==> flow/design.v <==
module mapper #(
    parameter DIM4_WIDTH = 8,  
    parameter DIM3_WIDTH = 8, 
    parameter DIM2_WIDTH = 8,  
    parameter DIM1_WIDTH = 8,
    parameter IDX4_WIDTH = 8,  
    parameter IDX3_WIDTH = 8, 
    parameter IDX2_WIDTH = 8,  
    parameter IDX1_WIDTH = 8,
    parameter ROW_MAJOR = 1,   
    parameter ADDR_WIDTH = 32 
)( 
    input  logic                        clk,            
    input  logic                        rst,            
    input  logic [DIM4_WIDTH - 1:0]     dim4, 
    input  logic [DIM3_WIDTH - 1:0]     dim3, 
    input  logic [DIM2_WIDTH - 1:0]     dim2,
    input  logic [DIM1_WIDTH - 1:0]     dim1,
    input  logic [IDX4_WIDTH - 1:0]     idx4,
    input  logic [IDX3_WIDTH - 1:0]     idx3, 
    input  logic [IDX2_WIDTH - 1:0]     idx2,
    input  logic [IDX1_WIDTH - 1:0]     idx1,
    input  logic [ADDR_WIDTH - 1:0]     base_addr,
    output logic [ADDR_WIDTH - 1:0]     addr
);
    logic [ADDR_WIDTH - 1:0] mult1_result, mult2_result, mult3_result;
    logic [ADDR_WIDTH - 1:0] dim3_dim2_dim1, dim2_dim1;
    logic [ADDR_WIDTH - 1:0] addr_temp;
    generate
        if (ROW_MAJOR) begin : row_major_block
            always_ff @(posedge clk or posedge rst) begin
                if (rst) begin
                    dim2_dim1 <= '0;
                    dim3_dim2_dim1 <= '0;
                end else begin
                    dim2_dim1 <= dim2 * dim1;
                    dim3_dim2_dim1 <= dim3 * dim2 * dim1;
                end
            end
            always_ff @(posedge clk or posedge rst) begin
                if (rst) begin
                    mult1_result <= '0;
                    mult2_result <= '0;
                    mult3_result <= '0;
                end else begin
                    mult1_result <= idx4 * dim3_dim2_dim1;
                    mult2_result <= idx3 * dim2_dim1;
                    mult3_result <= idx2 * dim1;
                end
            end
            always_ff @(posedge clk or posedge rst) begin
                if (rst) begin
                    addr_temp <= '0;
                end else begin
                    addr_temp <= base_addr + mult1_result + mult2_result + mult3_result + idx1;
                end
            end
        end else begin : column_major_block
            always_ff @(posedge clk or posedge rst) begin
                if (rst) begin
                    dim2_dim1 <= '0;
                    dim3_dim2_dim1 <= '0;
                end else begin
                    dim2_dim1 <= dim2 * dim1;
                    dim3_dim2_dim1 <= dim3 * dim2 * dim1;
                end
            end
            always_ff @(posedge clk or posedge rst) begin
                if (rst) begin
                    mult1_result <= '0;
                    mult2_result <= '0;
                    mult3_result <= '0;
                end else begin
                    mult1_result <= idx4 * dim3_dim2_dim1;
                    mult2_result <= idx3 * dim2_dim1;
                    mult3_result <= idx1 * dim2;
                end
            end
            always_ff @(posedge clk or posedge rst) begin
                if (rst) begin
                    addr_temp <= '0;
                end else begin
                    addr_temp <= base_addr + mult1_result + mult2_result + mult3_result + idx2;
                end
            end
        end
    endgenerate
    assign addr = addr_temp;
endmodule
Tool chain data of mapper
What the tools print for mapper, step after step.
Lines are those of the file above, counted from 1.
Operators carry their Yosys type and port widths (W data, S select, Z words).
Cell names lack the library's common part.
The mark - stands for no value.
- top: mapper
- clock input: clk
- cell library: sky130hd
- library corner: tt_025C_1v80

Word level
Yosys after proc, flatten, opt, wreduce and memory -nomap, before mapping. Enables and synchronous resets that opt folds into registers are not counted as muxes. Memory bits, and registers merged into a memory's read port (data or address), are not among the register bits. Print and check cells are not counted. Equal cells are merged and count once.
- ROM bits at 0
- word width x clocked read ports at 0
- word-level cells: 16
- bits in writable memories at 0
- latch bits: 0
- memories: 0
- noted input port bits: 98
- register bits after elaboration at 152
- noted output and inout port bits: 32
- divide/modulo/power cells: 0
- reduce/logical cells: 0
- $add $sub $neg: 4
- multiply operators at 6
- noted order comparisons: 0
- eq/ne operators at 0
- muxes and demuxes: 0
- shift-type cells at 0
- noted bitwise operators: 0
- operator list (kind ; count):
    $mul A8 B8 Y16 ; 3
    $mul A8 B24 Y32 ; 1
    $mul A16 B8 Y24 ; 1
    $mul A8 B16 Y24 ; 1
    $add A32 B32 Y32 ; 2
    $add A32 B16 Y32 ; 1
    $add A32 B8 Y32 ; 1

Longest topological paths
Depth = most cells in a row (Yosys ltp): at word level without a register or memory, in the mapped netlist without a sequential cell, where the memories' decode and read muxes count.
- depth in word-level cells at 4
- ABC_AREA at 0
- noted gate-level depth with buffers: 33
- gate-level depth less buffers at 32

Netlist
The flow's flattened synthesis, as Yosys stat reports it; memories are mapped. The netlist is that of the ABC_AREA named above (0 if unset); the other value can give another one.
The area totals of this step are shown rounded.
- cell types (type ; count):
    fa_1 ; 455
    ha_1 ; 325
    dfrtp_1 ; 144
    and2_1 ; 345
    inv_1 ; 453
    nand2_1 ; 340
    xnor2_1 ; 98
    a21oi_1 ; 104
    a21o_1 ; 56
    clkbuf_1 ; 79
    xor2_1 ; 29
    nor2_1 ; 64
    nand3_1 ; 29
    o21ai_1 ; 29
    and3_1 ; 23
    o21ai_0 ; 24
    o21bai_1 ; 15
    nor2b_1 ; 15
Other cell types: 43; their cells: 147.
- sequential area at 3600 µm²
- synthesis area at 26000 µm²
- noted standard cells after synthesis: 2774
- noted mapped flip-flops: 144
- buffers at 80

Timing after synthesis
Source: OpenSTA report_checks on the synthesized netlist (no wires, ideal clock, input and output delay 20% of the period each), path of least setup slack; recovery checks are left aside. Register names are those of the netlist, which keeps one name where synthesis merged equal registers.
- path kind: input -> register
- start: input port dim2[2]
- end: register dim3_dim2_dim1[23]
- library setup time: 0.125 ns
- delay of the path at 7.520 ns
- launch time at the first pin: 2.400 ns
- stages on the path at 31
- noted data required time: 11.875 ns
- period: 12.0 ns
- data arrival time: 9.795 ns
- setup slack: 2.080 ns
- synthesis period reached at 9.92 ns
"delay of the path" is the arrival time less input delay plus setup time.
"stages on the path": output pins that drive a net of the path, with the launching flip-flop's if there is one; two outputs of one cell count as two.
"synthesis period reached" is the clock period less the worst setup slack; recovery checks do not enter. This is arithmetic on one report: input and output delays are still those of the set period (20% each).
The rows between start and end are the longest chain of elaborated cells between them; the timing report does not say that the signal goes this way. Where chains are equally long, one stands for them.
Each line given opens the expression or statement behind the cell; cells for indexed reads and writes are added by Yosys, which also makes memories of some case tables.
- cells stage by stage: clkbuf_1 > nand2_1 > fa_1 > fa_1 > inv_1 > fa_1 > inv_1 > fa_1 > inv_1 > ha_1 > a2111o_1 > a31o_1 > a21oi_1 > xnor2_1 > nand2_1 > fa_1 > inv_1 > fa_1 > fa_1 > inv_1 > fa_1 > inv_1 > ha_1 > a21o_1 > a21o_1 > nor3b_1 > a21oi_1 > a41oi_1 > o21ba_1 > o21bai_1 > xnor2_1
- noted length of the longest elaborated chain: 2
- RTL lines, path after synthesis (item ; line ; text):
    start: declaration ; 17 ; input  logic [DIM2_WIDTH - 1:0]     dim2,
    $mul A8 B8 Y16 ; 37 ; dim3_dim2_dim1 <= dim3 * dim2 * dim1;
    $mul A16 B8 Y24 ; 37 ;
    end: assignment ; 34 ; dim3_dim2_dim1 <= '0;
    end: assignment ; 37 ;

Path in the finished layout
From the final timing report of run 1: the path of least setup slack in the routed layout; clock arrival at registers is part of the times.
- path kind: input -> register
- start: input port dim2[2]
- end: register dim3_dim2_dim1[23]
- setup slack: 6.43 ns
- library setup time: 0.10 ns
- noted data required time: 20.38 ns
- period: 20.0 ns
- data arrival time: 13.95 ns
- launch time at the first pin: 4.00 ns
- stages on the path at 31
The rows between start and end are the longest chain of elaborated cells between them; the timing report does not say that the signal goes this way. Where chains are equally long, one stands for them.
- cells stage by stage: clkdlybuf4s50_1 > and2_1 > fa_1 > fa_1 > ha_1 > inv_1 > fa_1 > inv_1 > ha_1 > a21oi_1 > o21bai_1 > a2111o_1 > a31o_1 > a21oi_1 > xnor2_1 > nand2_1 > fa_1 > inv_1 > fa_1 > fa_1 > inv_1 > fa_1 > inv_1 > ha_1 > nand3_1 > o21ba_1 > a21oi_1 > a41oi_1 > o21ba_1 > o21bai_1 > xnor2_1
- noted length of the longest elaborated chain: 2
- RTL lines, path after layout (item ; line ; text):
    start: declaration ; 17 ; input  logic [DIM2_WIDTH - 1:0]     dim2,
    $mul A8 B8 Y16 ; 37 ; dim3_dim2_dim1 <= dim3 * dim2 * dim1;
    $mul A16 B8 Y24 ; 37 ;
    end: assignment ; 34 ; dim3_dim2_dim1 <= '0;
    end: assignment ; 37 ;

Subject: flow runs of mapper

Hi,

Stored flow runs of mapper (5 of them; Yosys, OpenROAD, sky130hd). They differ in their settings and are not a sequence. Constraints: input delay and output delay 20% of the set period each, output load 0.01 pF.
"period reached": clock period set for the run, less the worst setup slack. It is reckoned from that one timing run; input and output delays stay at 20% of the period that was set.
"time used up by the worst setup path" = time allowed to the worst setup path (clock period - input delay - output delay, where it has them) - its slack; a late launch clock adds to it, a late capture clock takes from it.
Measured values are rounded.

Run 1
Settings were CAP_MARGIN = 10; CELL_PAD_IN_SITES_DETAIL_PLACEMENT = 2; CORE_MARGIN = 5; CORE_UTILIZATION = 38; MIN_ROUTING_LAYER = met1; PLACE_DENSITY = 0.77; SETUP_SLACK_MARGIN = 2.52; SLEW_MARGIN = 40; TNS_END_PERCENT = 55; period_ns = 20.0
- setup slack of the worst path: 6.4 ns
- noted the final utilization: 43 %
- period reached: 13.565 ns
- time used up by the worst setup path: 9.57 ns
- worst setup path kind: input -> register
- chip area after synthesis (Yosys) at 26000 µm²
- noted the die area: 75000 µm²
- worst hold slack in the final report at 0.59 ns
- noted the setup total negative slack: 0.000 ns

Run 2
Settings were CAP_MARGIN = 25; CELL_PAD_IN_SITES_GLOBAL_PLACEMENT = 2; CORE_ASPECT_RATIO = 1.75; CORE_MARGIN = 2; CTS_CLUSTER_SIZE = 54; GPL_ROUTABILITY_DRIVEN = 0; GPL_TIMING_DRIVEN = 0; MAX_ROUTING_LAYER = met4; PLACE_DENSITY_LB_ADDON = 0.23; SLEW_MARGIN = 20; TNS_END_PERCENT = 20; period_ns = 12.0; CORE_UTILIZATION = 40
- setup slack of the worst path: 0.63 ns
- noted the final utilization: 45 %
- period reached: 11.367 ns
- time used up by the worst setup path: 8.97 ns
- worst setup path kind: input -> register
- chip area after synthesis (Yosys) at 26000 µm²
- noted the die area: 68000 µm²
- worst hold slack in the final report at 0.50 ns
- noted the setup total negative slack: 0.000 ns

Run 3
Settings were CELL_PAD_IN_SITES_DETAIL_PLACEMENT = 0; CELL_PAD_IN_SITES_GLOBAL_PLACEMENT = 1; CORE_MARGIN = 4; CORE_UTILIZATION = 31; GPL_TIMING_DRIVEN = 1; MAX_ROUTING_LAYER = met4; PLACE_DENSITY_LB_ADDON = 0.18; SETUP_SLACK_MARGIN = 2.0; period_ns = 8.09; CAP_MARGIN = 20; SLEW_MARGIN = 20
- setup slack of the worst path: -0.61 ns
- noted the final utilization: 38 %
- period reached: 8.697 ns
- time used up by the worst setup path: 7.08 ns
- worst setup path kind: input -> register
- chip area after synthesis (Yosys) at 26000 µm²
- noted the die area: 90000 µm²
- worst hold slack in the final report at 0.49 ns
- noted the setup total negative slack: -3.4 ns

Run 4
Settings were period_ns = 12.0; CAP_MARGIN = 20; CORE_MARGIN = 2; CORE_UTILIZATION = 40; SLEW_MARGIN = 20
- setup slack of the worst path: 0.97 ns
- noted the final utilization: 44 %
- period reached: 11.030 ns
- time used up by the worst setup path: 8.63 ns
- worst setup path kind: input -> register
- chip area after synthesis (Yosys) at 26000 µm²
- noted the die area: 68000 µm²
- worst hold slack in the final report at 0.51 ns
- noted the setup total negative slack: 0.000 ns

Run 5
Settings were CELL_PAD_IN_SITES_DETAIL_PLACEMENT = 0; CELL_PAD_IN_SITES_GLOBAL_PLACEMENT = 1; CORE_ASPECT_RATIO = 1.09; CORE_UTILIZATION = 52; GPL_ROUTABILITY_DRIVEN = 0; PLACE_DENSITY_LB_ADDON = 0.17; SETUP_SLACK_MARGIN = 0.68; TNS_END_PERCENT = 35; period_ns = 6.33; CAP_MARGIN = 20; CORE_MARGIN = 2; SLEW_MARGIN = 20
- setup slack of the worst path: -1.9 ns
- noted the final utilization: 63 %
- period reached: 8.193 ns
- time used up by the worst setup path: 6.93 ns
- worst setup path kind: input -> register
- chip area after synthesis (Yosys) at 26000 µm²
- noted the die area: 53000 µm²
- worst hold slack in the final report at 0.48 ns
- noted the setup total negative slack: -22 ns

Regards
